==> flow/design.v <==
`timescale 1ns / 1ps
module ALU(
    input  [7:0] SrcA, 
    input  [7:0] SrcB,
    input  [3:0] ALUControl,
    output reg [7:0] ALUResult,
    output reg Zero
);
parameter ADD          = 4'b1000;
parameter SUBTRACT     = 4'b1001;
parameter MULTIPLY     = 4'b1010;
parameter DIVIDE       = 4'b1011;
parameter AND          = 4'b1100;
parameter OR           = 4'b1101;
parameter NOT          = 4'b1110;
parameter XOR          = 4'b1111;
parameter Right_Shift  = 4'b0110;
parameter Left_Shift   = 4'b0111;
parameter LOAD         = 4'b0010;  
parameter STORE        = 4'b0011;   
parameter JUMP         = 4'b0100;
parameter Equal_to     = 4'b0101;
always @(*) begin
    case (ALUControl)
        ADD:          ALUResult = SrcA + SrcB;
        SUBTRACT:     ALUResult = SrcA + (~SrcB + 1'b1);
        MULTIPLY:     ALUResult = SrcA * SrcB;
        DIVIDE:       ALUResult = (SrcB != 0) ? SrcA / SrcB : 8'b0;
        AND:          ALUResult = SrcA & SrcB;
        OR:           ALUResult = SrcA | SrcB;
        NOT:          ALUResult = ~SrcA;
        XOR:          ALUResult = SrcA ^ SrcB;
        Right_Shift:  ALUResult = $signed(SrcA) >>> 1;
        Left_Shift:   ALUResult = $signed(SrcA) << 1;
        Equal_to:    ALUResult = (SrcA == SrcB) ? 8'b00000001 : 8'b00000000;
        default:   begin
          ALUResult = 8'b00000000;
        end
    endcase
      Zero = (ALUResult == 0) ? 1'b1 : 1'b0;
end
endmodule
module ControlUnit(
    input [3:0] opcode,
    input [2:0] funct,
    input Zero,
    output reg RegWrite,
    output reg ALUSrc,
    output reg MemWrite,
    output reg [3:0] ALUControl,
    output reg ResultSrc,
    output reg PCSrc
);
parameter OP_RTYPE        = 4'b0000;
parameter OP_LOAD_IM      = 4'b0001;
parameter OP_LOAD         = 4'b0010;
parameter OP_STORE        = 4'b0011;
parameter OP_JUMP         = 4'b0100;
parameter OP_EQUAL_TO     = 4'b0101;
parameter OP_RIGHT_SHIFT  = 4'b0110;
parameter OP_LEFT_SHIFT   = 4'b0111;
parameter OP_ADDI         = 4'b1000;
parameter OP_BEQ          = 4'b1001;
parameter F_ADD           = 3'b000;
parameter F_SUBTRACT      = 3'b001;
parameter F_MULTIPLY      = 3'b010;
parameter F_DIVIDE        = 3'b011;
parameter F_AND           = 3'b100;
parameter F_OR            = 3'b101;
parameter F_XOR           = 3'b110;
parameter F_NOT           = 3'b111;
parameter ALU_ADD         = 4'b1000;
parameter ALU_SUBTRACT    = 4'b1001;
parameter ALU_MULTIPLY    = 4'b1010;
parameter ALU_DIVIDE      = 4'b1011;
parameter ALU_AND         = 4'b1100;
parameter ALU_OR          = 4'b1101;
parameter ALU_NOT         = 4'b1110;
parameter ALU_XOR         = 4'b1111;
parameter ALU_RIGHT_SHIFT = 4'b0110;
parameter ALU_LEFT_SHIFT  = 4'b0111;
parameter ALU_EQUAL_TO    = 4'b0101;
  always @(*) begin
    RegWrite    = 0;
    ALUSrc      = 0;
    MemWrite    = 0;
    ALUControl  = 4'b0000;
    ResultSrc   = 0;
    PCSrc       = 0;
    case (opcode)
        OP_RTYPE: begin
            RegWrite = 1;
            ALUSrc   = 0;
            case (funct)
                F_ADD:      ALUControl = ALU_ADD;
                F_SUBTRACT: ALUControl = ALU_SUBTRACT;
                F_MULTIPLY: ALUControl = ALU_MULTIPLY;
                F_DIVIDE:   ALUControl = ALU_DIVIDE;
                F_AND:      ALUControl = ALU_AND;
                F_OR:       ALUControl = ALU_OR;
                F_XOR:      ALUControl = ALU_XOR;
                F_NOT:      ALUControl = ALU_NOT;
            endcase
        end
        OP_LOAD_IM: begin
            RegWrite   = 1;
            ALUSrc     = 1;
            ALUControl = ALU_ADD;
            ResultSrc  = 0;
        end
        OP_LOAD: begin
            RegWrite   = 1;
            ALUSrc     = 1;
            ALUControl = ALU_ADD;
            ResultSrc  = 1;
        end
        OP_STORE: begin
        RegWrite = 1;
            ALUSrc     = 1;
            ResultSrc = 0;
            MemWrite   = 1;
            ALUControl = ALU_ADD;
        end
        OP_EQUAL_TO: begin
            ALUControl = ALU_EQUAL_TO;
            PCSrc      = Zero;
        end
        OP_JUMP: begin
            PCSrc = 1;
        end
        OP_RIGHT_SHIFT: begin
            RegWrite   = 1;
            ALUSrc     = 0;
            ALUControl = ALU_RIGHT_SHIFT;
        end
        OP_LEFT_SHIFT: begin
            RegWrite   = 1;
            ALUSrc     = 0;
            ALUControl = ALU_LEFT_SHIFT;
        end
        OP_ADDI: begin
        RegWrite   = 1;
    ALUSrc     = 1;
    ALUControl = ALU_ADD;
    ResultSrc  = 0;
        end
        OP_BEQ: begin
       RegWrite = 0;
       ALUControl = ALU_EQUAL_TO;
       MemWrite = 0;
       ResultSrc = 0;
       ALUSrc = 0;
       PCSrc = Zero;
       end
        default: ALUControl = 4'b0000;
    endcase
end
endmodule
module Extender(
    input  [2:0] in0,
    output reg [7:0] ImmExt
);
    always @(*) begin
        if (in0[2] == 0)
            ImmExt = {5'b00000, in0};  
        else
            ImmExt = {5'b11111, in0};  
    end
endmodule
module Register_file(rdata1, rdata2, wrtData, srcreg1, srcreg2, destreg, write, clk, reset);
input clk, reset, write;
input [2:0] srcreg1, srcreg2, destreg;
input [7:0] wrtData;
output [7:0] rdata1, rdata2;
integer i;
reg [7:0] regfile [0:7];
assign rdata1 = regfile[srcreg1];
assign rdata2 = regfile[srcreg2];
always @ (posedge   clk or posedge reset )begin
if (reset) begin
  for ( i = 0; i < 8; i = i + 1)
    regfile[i] <= i;
end
else  if (write) begin 
    regfile[destreg] <= wrtData;
end
end
endmodule
module MUX_2x1(
input [7:0] in0, input [7:0] in1, input select, output [7:0] out0
    );
    assign out0 = (select ==0) ? in0 : in1;
endmodule
module Forwarding_Mux( Src_in, Result, ALU_Result, forward, Src_out);
input [7:0] Src_in;
input [7:0] Result;
input [7:0] ALU_Result;
input [1:0] forward;
output [7:0] Src_out;
assign Src_out = (forward == 2'b00) ? Src_in:
                 (forward == 2'b01) ? ALU_Result:
                 (forward == 2'b10) ? Result:
                 Src_in;
                 endmodule 
module pc(pc, clk, reset, pcnext, stallF);
input clk, reset;
input [7:0] pcnext;
input stallF;
output reg [7:0] pc;
always  @(posedge   clk or posedge reset) begin
if(reset)
pc <= 8'b0;
else if (!stallF)
pc <= pcnext;
end
endmodule
module IF_ID(
  input [7:0] pcplus1_f,
  input [15:0] instr_f,
  input [7:0] pc_f,
  output reg [7:0] pc_d,
  output reg [7:0] pcplus1_d,
  output reg [15:0] instr_d,
  input clk, input reset,
  input stallD, flushD
);
 always @(posedge clk or posedge reset) begin
  if (reset) begin
    pcplus1_d <= 8'd0;
    instr_d <= 16'd0;
    pc_d <= 8'd0;
  end else if (flushD) begin
    pcplus1_d <= 8'd0;
    instr_d <= 16'd0;
    pc_d <= 8'd0;
  end else if (!stallD) begin
    pcplus1_d <= pcplus1_f;
    instr_d <= instr_f;
    pc_d <= pc_f;
  end
end
endmodule
module ID_EX(
  input [7:0] SrcA, SrcB_reg, pcplus1, ImmExt,
  input [2:0] destreg, Rs1D, Rs2D,
  input RegWrite, ALUSrc, ResultSrc, MemWrite,
  input [3:0] ALUControl,
  output reg [7:0] SrcA_out, SrcB_reg_out, pcplus1_out, ImmExt_out,
  output reg [2:0] destreg_out, Rs1E, Rs2E,
  output reg RegWrite_out, ALUSrc_out, ResultSrc_out, MemWrite_out,
  output reg [3:0] ALUControl_out,
  input clk, input reset, flushE
);
  always @(posedge clk or posedge reset) begin
  if (reset) begin
    SrcA_out <= 0; SrcB_reg_out <= 0; pcplus1_out <= 0; ImmExt_out <= 0;
    destreg_out <= 0; Rs1E <= 0; Rs2E <= 0; RegWrite_out <= 0; ALUSrc_out <= 0; ResultSrc_out <= 0;
    MemWrite_out <= 0; ALUControl_out <= 0;
  end else begin
    if (flushE) begin
      SrcA_out <= 0; SrcB_reg_out <= 0; pcplus1_out <= 0; ImmExt_out <= 0;
      destreg_out <= 0; Rs1E <= 0; Rs2E <= 0; RegWrite_out <= 0; ALUSrc_out <= 0; ResultSrc_out <= 0;
      MemWrite_out <= 0; ALUControl_out <= 0;
    end else begin
      SrcA_out <= SrcA; SrcB_reg_out <= SrcB_reg; pcplus1_out <= pcplus1; ImmExt_out <= ImmExt;
      destreg_out <= destreg; Rs1E <= Rs1D; Rs2E <= Rs2D;
      RegWrite_out <= RegWrite; ALUSrc_out <= ALUSrc; ResultSrc_out <= ResultSrc;
      MemWrite_out <= MemWrite; ALUControl_out <= ALUControl;
    end
  end
end
endmodule
module EX_MEM(
  input [7:0] ALUResult, SrcB_reg, pcplus1,
  input [2:0] destreg,
  input RegWrite, MemWrite, ResultSrc,
  output reg [7:0] ALUResult_out, WriteData_out, pcplus1_out,
  output reg [2:0] destreg_out,
  output reg RegWrite_out, MemWrite_out, ResultSrc_out,
  input clk, input reset
);
  always @(posedge clk or posedge reset) begin
    if (reset) begin
      ALUResult_out <= 0; WriteData_out <= 0; pcplus1_out <= 0;
      destreg_out <= 0; RegWrite_out <= 0; MemWrite_out <= 0; ResultSrc_out <= 0;
    end else begin
      ALUResult_out <= ALUResult; WriteData_out <= SrcB_reg; pcplus1_out <= pcplus1;
      destreg_out <= destreg;
      RegWrite_out <= RegWrite; MemWrite_out <= MemWrite; ResultSrc_out <= ResultSrc;
    end
  end
endmodule
module MEM_WB(
  input [7:0] ReadData, ALUResult, pcplus1,
  input [2:0] destreg,
  input RegWrite, ResultSrc,
  output reg [7:0] ReadData_out, ALUResult_out, pcplus1_out,
  output reg [2:0] destreg_out,
  output reg RegWrite_out, ResultSrc_out,
  input clk, input reset
);
  always @(posedge clk or posedge reset) begin
    if (reset) begin
      ReadData_out <= 0; ALUResult_out <= 0; pcplus1_out <= 0;
      destreg_out <= 0; RegWrite_out <= 0; ResultSrc_out <= 0;
    end else begin
      ReadData_out <= ReadData; ALUResult_out <= ALUResult; pcplus1_out <= pcplus1;
      destreg_out <= destreg;
      RegWrite_out <= RegWrite; ResultSrc_out <= ResultSrc;
    end
  end
endmodule
module Hazard_unit( 
input [2:0] Rs1D, Rs2D, Rs1E, Rs2E, a1_d, a1_e, a1_w, a1_m,
input [3:0] opcode,
input regwrite_m, regwrite_w, ResultSrc_e, pcsrc,
output reg StallF, StallD, FlushD, FlushE,
output reg [1:0] ForwardAE, ForwardBE);
wire hzd;
assign hzd = (ResultSrc_e && (a1_e != 0) &&
              ((a1_e == a1_d) || (a1_e == Rs1D) || (a1_e == Rs2D)) &&
              (opcode != 4'b0101) && (opcode != 4'b0100));
always @(*) begin
        StallF = hzd;
        StallD = hzd;
        FlushE = hzd;
        FlushD = pcsrc;  
    end                           
always @(*) begin
        if (regwrite_m && (a1_m != 0) && (a1_m == Rs1E))
            ForwardAE = 2'b01;  
        else if (regwrite_w && (a1_w != 0) && (a1_w == Rs1E))
            ForwardAE = 2'b10;  
        else
            ForwardAE = 2'b00;  
        if (regwrite_m && (a1_m != 0) && (a1_m == Rs2E))
            ForwardBE = 2'b01;  
        else if (regwrite_w && (a1_w != 0) && (a1_w == Rs2E))
            ForwardBE = 2'b10;  
        else
            ForwardBE = 2'b00;  
    end
endmodule
module Pipelined_Processor(
input CLK,
input reset,
output [7:0] imem_addr,
input [15:0] imem_data,
output [7:0] dmem_addr,
output [7:0] dmem_wdata,
output dmem_we,
input [7:0] dmem_rdata,
output [7:0] result 
   );
wire pcsrc;
wire [7:0] pcplus1_f;
wire [7:0] pcnext_f;
wire [7:0] pc_f, pc_d;
wire [15:0] instr_f, instr_d;
wire signed [7:0] SrcA_d, SrcA_e;
wire signed [7:0] RD1e, RD2e;  
wire signed [7:0] SrcB ;
wire Zero;
wire [7:0] ALUResult_e, ALUResult_m, ALUResult_w;
wire [3:0] ALUControl_d, ALUControl_e;
wire ALUSrc_d, ALUSrc_e, ResultSrc_e, ResultSrc_d, ResultSrc_m, ResultSrc_w;
wire [7:0] pcplus1_d, pcplus1_e, pcplus1_m, pcplus1_w;
wire [2:0] a1_d, Rs1D, Rs2D;
wire [2:0] Rs1E, Rs2E;
wire [2:0] a1_e, a1_m, a1_w;  
wire [3:0] opcode;
wire [2:0] funct;
wire [7:0] SrcB_reg, SrcB_reg_e, SrcB_reg_m;
wire [7:0] wrtdata;
wire [7:0] read_data_w, read_data_m;
wire MemWrite_d, MemWrite_e, MemWrite_m;
wire regwrite_d, regwrite_e, regwrite_w, regwrite_m;
wire [7:0] ImmExt_d, ImmExt_e;  
wire [1:0] ForwardAE, ForwardBE;
wire stallF, flushD, stallD, flushE;
pc p0(.pcnext(pcnext_f),. reset(reset), .pc(pc_f), .stallF(stallF), .clk(CLK));
assign pcplus1_f = pc_f + 1;
assign imem_addr = pc_f;
assign instr_f = imem_data;
assign opcode = instr_f[15:12];
assign pcnext_f = (opcode == 4'b0101 && Zero) ? (pc_f + ImmExt_d) : 
  (pcsrc) ? ImmExt_d :
                (pc_f + 1);
assign a1_d = instr_f[8:6];   
assign funct = instr_f[11:9];
assign Rs1D = instr_f[5:3];
assign Rs2D = instr_f[2:0];
  Extender e0(.in0(Rs2D), .ImmExt(ImmExt_d));
IF_ID l0(.clk(CLK), .flushD(flushD), .stallD(stallD), .pcplus1_f(pcnext_f), .pcplus1_d(pcplus1_d),  .reset(reset), .pc_f(pc_f), .pc_d(pc_d),  .instr_d(instr_d), .instr_f(instr_f));
ControlUnit c0(.opcode(opcode), .funct(funct), .Zero(Zero), .ALUSrc(ALUSrc_d), .MemWrite(MemWrite_d), .ALUControl(ALUControl_d), .ResultSrc(ResultSrc_d), .PCSrc(pcsrc), .RegWrite(regwrite_d));
  Register_file r0(.clk(CLK), .reset(reset), .write(regwrite_w), .destreg(a1_w), .srcreg1(Rs1D), .srcreg2(Rs2D), .rdata1(SrcA_d), .rdata2(SrcB_reg), .wrtData(wrtdata));
ID_EX l1(.clk(CLK), .flushE(flushE), .reset(reset), .SrcA(SrcA_d), .SrcB_reg(SrcB_reg), 
.pcplus1(pcplus1_d), .ImmExt(ImmExt_d), 
.destreg(a1_d), .Rs1D(Rs1D), .Rs2D(Rs2D), .Rs1E(Rs1E), .Rs2E(Rs2E),
.RegWrite(regwrite_d), .ALUSrc(ALUSrc_d), .ResultSrc(ResultSrc_d), 
.MemWrite(MemWrite_d), .ALUControl(ALUControl_d), 
.SrcA_out(RD1e),
.SrcB_reg_out(RD2e), 
.pcplus1_out(pcplus1_e),
.ImmExt_out(ImmExt_e), .destreg_out(a1_e), 
.RegWrite_out(regwrite_e), .ALUSrc_out(ALUSrc_e), 
.ResultSrc_out(ResultSrc_e), 
.MemWrite_out(MemWrite_e), 
.ALUControl_out(ALUControl_e));
Forwarding_Mux m0(.Src_in(RD1e), .Result(wrtdata), .ALU_Result(ALUResult_m), .forward(ForwardAE), .Src_out(SrcA_e));
Forwarding_Mux m1(.Src_in(RD2e), .Result(wrtdata), .ALU_Result(ALUResult_m), .forward(ForwardBE), .Src_out(SrcB_reg_e));
MUX_2x1 alu(.in0(SrcB_reg_e), .in1(ImmExt_e), .select(ALUSrc_e), .out0(SrcB));
ALU a0( .SrcA(SrcA_e), .SrcB(SrcB), .Zero(Zero), .ALUResult(ALUResult_e), .ALUControl(ALUControl_e));
EX_MEM l2(.clk(CLK), .reset(reset), 
.ALUResult(ALUResult_e), .SrcB_reg(SrcB_reg_e),
.pcplus1(pcplus1_e), 
          .RegWrite(regwrite_e), .MemWrite(MemWrite_e),
          .ResultSrc(ResultSrc_e), 
.ALUResult_out(ALUResult_m), .destreg(a1_e), 
.WriteData_out(SrcB_reg_m ), .pcplus1_out(pcplus1_m), .destreg_out(a1_m), .RegWrite_out(regwrite_m), .MemWrite_out(MemWrite_m), .ResultSrc_out(ResultSrc_m));
assign dmem_addr = ALUResult_m;
assign dmem_wdata = SrcB_reg_m;
assign dmem_we = MemWrite_m;
assign read_data_m = dmem_rdata;
MEM_WB l3(.clk(CLK), .reset(reset), .ReadData(read_data_m), .ALUResult(ALUResult_m), .pcplus1(pcplus1_m), .destreg(a1_m), .RegWrite(regwrite_m), .ResultSrc(ResultSrc_m), .ReadData_out(read_data_w), .ALUResult_out(ALUResult_w), .pcplus1_out(pcplus1_w), .destreg_out(a1_w), .RegWrite_out(regwrite_w), .ResultSrc_out(ResultSrc_w));
MUX_2x1 read(.in0(ALUResult_w), .in1(read_data_w), .select(ResultSrc_w), .out0(wrtdata));
assign result = wrtdata;
Hazard_unit h0(.Rs1D(Rs1D), .Rs2D(Rs2D), .Rs1E(Rs1E), .Rs2E(Rs2E), .a1_d(a1_d), .a1_e(a1_e), .a1_w(a1_w), .a1_m(a1_m), .opcode(opcode), .regwrite_m(regwrite_m), .regwrite_w(regwrite_w), .ResultSrc_e(ResultSrc_e), .pcsrc(pcsrc), .StallF(stallF), .StallD(stallD), .FlushD(flushD), .FlushE(flushE), .ForwardAE(ForwardAE), .ForwardBE(ForwardBE));
endmodule
; ---- Tool chain data of Pipelined_Processor
; Each step is given for the RTL above and for the edited RTL.
; "before" refers to lines of the RTL above, "after" to lines of the edited file.
; "delta": "after" minus "before" as printed here. "change_rel_pct": 100 x difference / "before".
; Cell names lack the library's common part.
; The mark - stands for no value.
[setup]
top = Pipelined_Processor
clock_port = CLK
lib = sky130hd
corner = tt_025C_1v80

; ---- Edit of the RTL
; The edit as a unified diff against the file above.
; This change comes from a script, not from a designer. The edited design behaves differently; no optimisation was intended.
; begin of diff
@@ -282,12 +282,13 @@
   always @(posedge clk or posedge reset) begin
     if (reset) begin
-      ALUResult_out <= 0; WriteData_out <= 0; pcplus1_out <= 0;
+      ALUResult_out <= 0; pcplus1_out <= 0;
       destreg_out <= 0; RegWrite_out <= 0; MemWrite_out <= 0; ResultSrc_out <= 0;
     end else begin
-      ALUResult_out <= ALUResult; WriteData_out <= SrcB_reg; pcplus1_out <= pcplus1;
+      ALUResult_out <= ALUResult; pcplus1_out <= pcplus1;
       destreg_out <= destreg;
       RegWrite_out <= RegWrite; MemWrite_out <= MemWrite; ResultSrc_out <= ResultSrc;
     end
   end
+  always @(*) WriteData_out = SrcB_reg;
 endmodule
 module MEM_WB(
; end of diff

; ---- Elaborated design
; Source: Yosys, flattened and elaborated. Widths are those after wreduce. Registers that Yosys merges into a memory's read port (data or address) are not register bits. Print and check cells do not count. Equal cells are merged and count once.
; Memory sizes are those after Yosys's memory passes, which may raise the word count (mostly to a power of two), join words into wider ones and drop unused or constant bits.
[bits]
columns = element, before, after, delta, change_rel_pct
row1 = register_bits, 156, 148, -8, -5.13
row2 = latchBits, 0, 0, 0, -
row3 = ramBits, 0, 0, 0, -
row4 = romBits, 24, 24, 0, 0.00
row5 = clocked_rd_ports_x_width, 0, 0, 0, -
row6 = memories, 1, 1, 0, 0.00
row7 = out_inout_bits, 33, 33, 0, 0.00
row8 = elab_cells, 172, 171, -1, -0.58
[mem_list]
columns = element, before, after
row1 = mem_shapes, 8 x 3 bit 1R0W, 8 x 3 bit 1R0W
[op_classes]
columns = element, before, after, delta, change_rel_pct
row1 = add_sub_neg, 5, 5, 0, 0.00
row2 = multipliers, 1, 1, 0, 0.00
row3 = div, 1, 1, 0, 0.00
row4 = cmp, 0, 0, 0, -
row5 = eq_ne, 55, 55, 0, 0.00
row6 = shift, 0, 0, 0, -
row7 = n_mux, 38, 38, 0, 0.00
row8 = n_logic, 5, 5, 0, 0.00
row9 = reduce_and_logical, 35, 35, 0, 0.00
[op_table]
columns = cell, before, after, delta, change_rel_pct
row1 = two-way mux 8 bit, 15, 15, 0, 0.00
row2 = == test 3 bit with constant B, 12, 12, 0, 0.00
row3 = logical AND 1 bit, 11, 11, 0, 0.00
row4 = == test 4 bit with constant B, 10, 10, 0, 0.00
row5 = two-way mux 1 bit, 10, 10, 0, 0.00
row6 = AND reduction 2 bit, 8, 8, 0, 0.00
row7 = == test 3 bit, 7, 7, 0, 0.00
row8 = == test 4 x 3 -> 1 bit with constant B, 7, 7, 0, 0.00
row9 = == test 3 x 2 -> 1 bit with constant B, 6, 6, 0, 0.00
row10 = two-way mux 2 bit, 4, 4, 0, 0.00
row11 = adder 8 bit, 3, 3, 0, 0.00
row12 = == test 3 x 1 -> 1 bit with constant B, 3, 3, 0, 0.00
row13 = logical NOT 3 bit, 3, 3, 0, 0.00
row14 = two-way mux 3 bit, 3, 3, 0, 0.00
row15 = nonzero test 3 bit, 3, 3, 0, 0.00
row16 = adder 8 x 1 -> 8 bit with constant B, 2, 2, 0, 0.00
row17 = == test 2 x 1 -> 1 bit with constant B, 2, 2, 0, 0.00
row18 = == test 2 bit with constant B, 2, 2, 0, 0.00
row19 = == test 4 x 2 -> 1 bit with constant B, 2, 2, 0, 0.00
row20 = logical NOT 2 bit, 2, 2, 0, 0.00
row21 = logical OR 1 bit, 2, 2, 0, 0.00
row22 = inequality test 4 x 3 -> 1 bit with constant B, 2, 2, 0, 0.00
row23 = NOT 8 bit, 2, 2, 0, 0.00
row24 = case mux 8 bit (select 8 bit), 2, 2, 0, 0.00
row25 = AND 8 bit, 1, 1, 0, 0.00
row26 = divider 8 x 8 -> 8 bit, 1, 1, 0, 0.00
row27 = == test 4 x 1 -> 1 bit with constant B, 1, 1, 0, 0.00
row28 = == test 8 bit, 1, 1, 0, 0.00
; The list need not be complete.

; ---- Depth
; Yosys ltp: most cells in a row. Word level: on the elaborated netlist, between registers, memories and ports. Mapped: between sequential cells and ports; inverters and the memories' decode and read muxes count.
[logic_depth]
columns = element, before, after, delta, change_rel_pct
row1 = word_depth, 19, 19, 0, 0.00
row2 = ABC_AREA, 0, 0, -, -
row3 = depth_mapped, 78, 71, -7, -8.97
row4 = depth_no_buf, 74, 68, -6, -8.11

; ---- After synthesis
; Source: synth_stat.txt of the flow (Yosys; design flattened, memories mapped). It holds for the ABC_AREA given above (unset counts as 0); a run with the other value may have another netlist.
[synth_totals]
columns = element, before, after, delta, change_rel_pct
row1 = stdcells, 1287, 1273, -14, -1.09
row2 = area_um2, 11330.9, 11124.4, -206.5, -1.82
row3 = seq_area_um2, 3718.6, 3518.4, -200.2, -5.38
row4 = ffs, 148, 140, -8, -5.41
[types]
columns = cell_type, before, after, delta, change_rel_pct
row1 = a21oi_1, 96, 112, 16, 16.67
row2 = mux2_2, 26, 14, -12, -46.15
row3 = o21ai_0, 93, 82, -11, -11.83
row4 = a211oi_1, 18, 8, -10, -55.56
row5 = o221ai_1, 11, 2, -9, -81.82
row6 = dfrtp_1, 136, 128, -8, -5.88
row7 = o31ai_1, 3, 11, 8, 266.67
row8 = inv_1, 73, 66, -7, -9.59
row9 = inv_2, 4, 10, 6, 150.00
row10 = mux2i_1, 35, 40, 5, 14.29
row11 = clkbuf_1, 42, 46, 4, 9.52
row12 = o22ai_1, 17, 13, -4, -23.53
row13 = xor2_1, 16, 12, -4, -25.00
row14 = a221o_1, 6, 2, -4, -66.67
row15 = o311ai_0, 0, 4, 4, -
row16 = o31ai_4, 0, 4, 4, -
row17 = nor3_1, 34, 37, 3, 8.82
row18 = nand3_1, 32, 35, 3, 9.38
; The list need not be complete.
; By module: a second synthesis without flattening, with its own total; a netlist apart from the flattened one above.
[hier_totals]
columns = element, before, after, delta, change_rel_pct
row1 = hier_cells, 1371, 1371, 0, 0.00
row2 = hier_area_um2, 14272.4, 14132.3, -140.1, -0.98
; Rows give one instance, submodules left out.
[by_module_before]
columns = module, instances, cells, area_um2
row1 = ALU, 1, 529, 3921.3
row2 = Register_file, 1, 329, 3673.5
row3 = ID_EX, 1, 104, 1574.0
row4 = IF_ID, 1, 104, 1327.5
row5 = EX_MEM, 1, 31, 754.5
row6 = MEM_WB, 1, 30, 729.4
row7 = Pipelined_Processor, 1, 78, 566.8
row8 = Forwarding_Mux, 2, 27, 276.5
row9 = pc, 1, 18, 335.3
row10 = Hazard_unit, 1, 38, 310.3
row11 = MUX_2x1, 2, 9, 131.4
row12 = ControlUnit, 1, 30, 203.9
row13 = Extender, 1, 8, 60.1
[by_module_after]
columns = module, instances, cells, area_um2
row1 = ALU, 1, 529, 3921.3
row2 = Register_file, 1, 329, 3673.5
row3 = ID_EX, 1, 104, 1574.0
row4 = IF_ID, 1, 104, 1327.5
row5 = MEM_WB, 1, 30, 729.4
row6 = EX_MEM, 1, 31, 614.3
row7 = Pipelined_Processor, 1, 78, 566.8
row8 = Forwarding_Mux, 2, 27, 276.5
row9 = pc, 1, 18, 335.3
row10 = Hazard_unit, 1, 38, 310.3
row11 = MUX_2x1, 2, 9, 131.4
row12 = ControlUnit, 1, 30, 203.9
row13 = Extender, 1, 8, 60.1

; ---- Worst setup path after synthesis
; Source: OpenSTA report_checks on the synthesized netlist (no wires, ideal clock, input and output delay 20% of the period each), path of least setup slack; recovery checks are left aside. Register names are those of the netlist, which keeps one name where synthesis merged equal registers.
[synth_path]
columns = element, before, after, delta, change_rel_pct
row1 = path_kind, flip-flop to flip-flop, flip-flop to flip-flop, -, -
row2 = start, register l1.ImmExt_out[6], register l3.destreg_out[2], -, -
row3 = end, register p0.pc[7], register p0.pc[6], -, -
row4 = clock_period_ns, 13.5, 13.5, 0.0, 0.00
row5 = setup_time_ns, 0.126, 0.124, -0.002, -
row6 = t_first_pin_ns, 0.000, 0.000, 0.000, -
row7 = arrival_time_ns, 12.790, 13.145, 0.355, 2.78
row8 = required_ns, 13.374, 13.376, 0.002, 0.01
row9 = path_slack_ns, 0.584, 0.231, -0.353, -
row10 = path_delay_ns, 12.916, 13.269, 0.353, 2.73
row11 = stages, 69, 67, -2, -2.90
row12 = synth_period_reached_ns, 12.916, 13.269, 0.353, 2.73
; "path_delay_ns" is the arrival time less input delay plus setup time.
; "stages": output pins that drive a net of the path, with the launching flip-flop's if there is one; two outputs of one cell count as two.
; "synth_period_reached_ns" = period - worst setup slack (recovery checks aside). The figure is calculated, with input and output delays left at 20% of the set period.
; At most two assigning lines are given for a register; there are more.
[synth_between_before]
path_cell_list = dfrtp_1 buf_2 or3b_1 a211oi_2 o211ai_2 o221ai_2 a21o_2 clkinv_1 nor3_1 nand2_1 a22oi_1 ha_1 o21a_1 or2_2 and2_1 nor2b_1 nor2_1 a21oi_1 [33 not listed] a21o_1 a21oi_1 nor2b_1 nor2_1 nor2_1 mux2_2 ha_1 o21a_1 o21ai_0 a21oi_1 o21ai_0 nand2b_1 a21oi_1 o221ai_1 nor3_2 nand4_1 nor3b_1 a221o_1
[synth_lines_before]
columns = element, line
row1 = start: declaration, 248  ; output reg [7:0] SrcA_out, SrcB_reg_out, pcplus1_out, ImmExt_out,
row2 = start: assignment, 256  ; SrcA_out <= 0; SrcB_reg_out <= 0; pcplus1_out <= 0; ImmExt_out <= 0;
row3 = start: assignment, 265  ; SrcA_out <= SrcA; SrcB_reg_out <= SrcB_reg; pcplus1_out <= pcplus1; ImmExt_out <= ImmExt;
row4 = end: assignment, 212  ; pc <= 8'b0;
row5 = end: assignment, 214  ; pc <= pcnext;
row6 = end: declaration, 209  ; output reg [7:0] pc;
; before: No chain of elaborated cells between the ends is given.
[synth_between_after]
path_cell_list = dfrtp_1 buf_2 a211o_1 nand3_1 or2_1 buf_6 o211ai_1 a31oi_1 inv_1 ha_1 and4_1 a31oi_1 a31oi_1 ha_1 o21a_1 nor2_1 nor2_1 nand4_1 [31 not listed] a21oi_1 nor2b_1 o21a_1 o21ai_0 clkbuf_1 mux2i_1 ha_1 a21oi_1 nor2b_1 o21ai_0 a21oi_1 o211ai_1 nand2_1 o211ai_1 o2111ai_4 nor4_4 o21bai_1 a211o_1
[synth_lines_after]
columns = element, line
row1 = start: declaration, 299  ; output reg [2:0] destreg_out,
row2 = start: assignment, 306  ; destreg_out <= 0; RegWrite_out <= 0; ResultSrc_out <= 0;
row3 = start: assignment, 309  ; destreg_out <= destreg;
row4 = end: assignment, 212  ; pc <= 8'b0;
row5 = end: assignment, 214  ; pc <= pcnext;
row6 = end: declaration, 209  ; output reg [7:0] pc;
; after: No chain of elaborated cells between the ends is given.

; ---- Timing after layout
; Path of least setup slack in the final report of each run of set A (OpenROAD, finished layout, wires in). Where an end is a register, its clock arrival counts in the times.
[layout_path]
columns = element, before, after, delta, change_rel_pct
row1 = path_kind, flip-flop to flip-flop, flip-flop to flip-flop, -, -
row2 = start, register l2.destreg_out[2], register l1.Rs2E[0], -, -
row3 = end, register p0.pc[7], register p0.pc[6], -, -
row4 = clock_period_ns, 13.5, 13.5, 0.0, 0.00
row5 = setup_time_ns, 0.11, 0.11, 0.00, -
row6 = t_first_pin_ns, 0.43, 0.43, 0.00, 0.00
row7 = arrival_time_ns, 13.25, 13.20, -0.05, -0.38
row8 = required_ns, 13.82, 13.82, 0.00, 0.00
row9 = path_slack_ns, 0.58, 0.62, 0.04, -
row10 = stages, 72, 69, -3, -4.17
; At most two assigning lines are given for a register; there are more.
[layout_between_before]
path_cell_list = dfrtp_2 or3b_4 a211oi_4 o211a_1 a21oi_1 a22o_2 ha_1 a22oi_2 ha_1 o21a_1 or2_2 and2_1 nor2b_1 nor2_1 a21oi_1 ha_1 o21a_1 o21ai_1 [36 not listed] a21oi_2 nor2b_2 nor2_2 nor2_4 mux2_2 ha_1 o21a_1 o21ai_0 a21oi_1 o21ai_0 nand2b_1 a21oi_2 o221ai_2 nor3_2 buf_4 nand4_1 nor3b_1 a221o_1
[layout_lines_before]
columns = element, line
row1 = start: declaration, 278  ; output reg [2:0] destreg_out,
row2 = start: assignment, 285  ; destreg_out <= 0; RegWrite_out <= 0; MemWrite_out <= 0; ResultSrc_out <= 0;
row3 = start: assignment, 288  ; destreg_out <= destreg;
row4 = end: assignment, 212  ; pc <= 8'b0;
row5 = end: assignment, 214  ; pc <= pcnext;
row6 = end: declaration, 209  ; output reg [7:0] pc;
; before: No chain of elaborated cells between the ends is given.
[layout_between_after]
path_cell_list = dfrtp_1 xnor2_1 nand3_1 or2_4 and3_1 or2_2 o31ai_4 and3_1 a31oi_1 ha_1 o21a_1 nor2_2 nor2_1 nand4_1 o32a_1 inv_1 ha_1 o21ai_2 [33 not listed] nor2b_1 o21a_1 o21ai_2 buf_6 mux2i_1 ha_1 a21oi_1 nor2b_1 o21ai_0 a21oi_1 o211ai_1 nand2_1 o211ai_1 o2111ai_4 nor4_4 buf_4 o21bai_1 a211o_1
[layout_lines_after]
columns = element, line
row1 = start: declaration, 249  ; output reg [2:0] destreg_out, Rs1E, Rs2E,
row2 = start: assignment, 257  ; destreg_out <= 0; Rs1E <= 0; Rs2E <= 0; RegWrite_out <= 0; ALUSrc_out <= 0; ResultSrc_out <= 0;
row3 = start: assignment, 266  ; destreg_out <= destreg; Rs1E <= Rs1D; Rs2E <= Rs2D;
row4 = end: assignment, 212  ; pc <= 8'b0;
row5 = end: assignment, 214  ; pc <= pcnext;
row6 = end: declaration, 209  ; output reg [7:0] pc;
; after: No chain of elaborated cells between the ends is given.

; ---- Layout results
; Both versions went through the flow (Yosys, OpenROAD) with the same settings in each pair. Constraints: input delay and output delay 20% of the set period each, output load 0.01 pF.
[settings_set_A]
CORE_UTILIZATION = 40
period_ns = 13.5
CAP_MARGIN = 20
CORE_MARGIN = 2
SLEW_MARGIN = 20
[measured_set_A]
columns = element, before, after, delta, change_rel_pct
row1 = yosys.chip_area_um2, 11330.9, 11124.4, -206.5, -1.82
row2 = total_die_area_um2, 29689.0, 29160.7, -528.3, -1.78
row3 = finalCellArea_um2, 13590.5, 13297.8, -292.7, -2.15
row4 = final_util_frac, 0.488, 0.483, -0.005, -
row5 = final_setup_ws_ns, 0.577, 0.617, 0.040, -
row6 = fin_tns_ns, 0.000, 0.000, 0.000, -
row7 = hold_worst_slack_ns, 0.355, 0.353, -0.002, -
row8 = power_mw, 2.886, 2.831, -0.055, -1.91
row9 = achievedPeriod_ns, 12.923, 12.883, -0.040, -0.31
[settings_set_B]
CELL_PAD_IN_SITES_GLOBAL_PLACEMENT = 0
CORE_MARGIN = 5
CORE_UTILIZATION = 27
CTS_CLUSTER_SIZE = 43
GPL_ROUTABILITY_DRIVEN = 1
GPL_TIMING_DRIVEN = 0
HOLD_SLACK_MARGIN = -0.02
MAX_ROUTING_LAYER = met5
PLACE_DENSITY = 0.84
SETUP_SLACK_MARGIN = 1.64
TNS_END_PERCENT = 75
period_ns = 14.1
CAP_MARGIN = 20
SLEW_MARGIN = 20
[measured_set_B]
columns = element, before, after, delta, change_rel_pct
row1 = yosys.chip_area_um2, 11330.9, 11124.4, -206.5, -1.82
row2 = total_die_area_um2, 46162.7, 45360.5, -802.2, -1.74
row3 = finalCellArea_um2, 14740.4, 14602.8, -137.6, -0.93
row4 = final_util_frac, 0.353, 0.358, 0.005, -
row5 = final_setup_ws_ns, 0.838, 0.737, -0.101, -
row6 = fin_tns_ns, 0.000, 0.000, 0.000, -
row7 = hold_worst_slack_ns, 0.340, 0.366, 0.026, -
row8 = power_mw, 3.298, 3.183, -0.115, -3.49
row9 = achievedPeriod_ns, 13.262, 13.363, 0.101, 0.76
; "achievedPeriod_ns" means the clock period less the worst setup slack. The figure is calculated, with input and output delays left at 20% of the set period.
; By "power_mw" is meant OpenSTA's value without simulated activity: inputs other than the clock are taken to toggle once in ten clock periods, and the tool carries that through the logic.
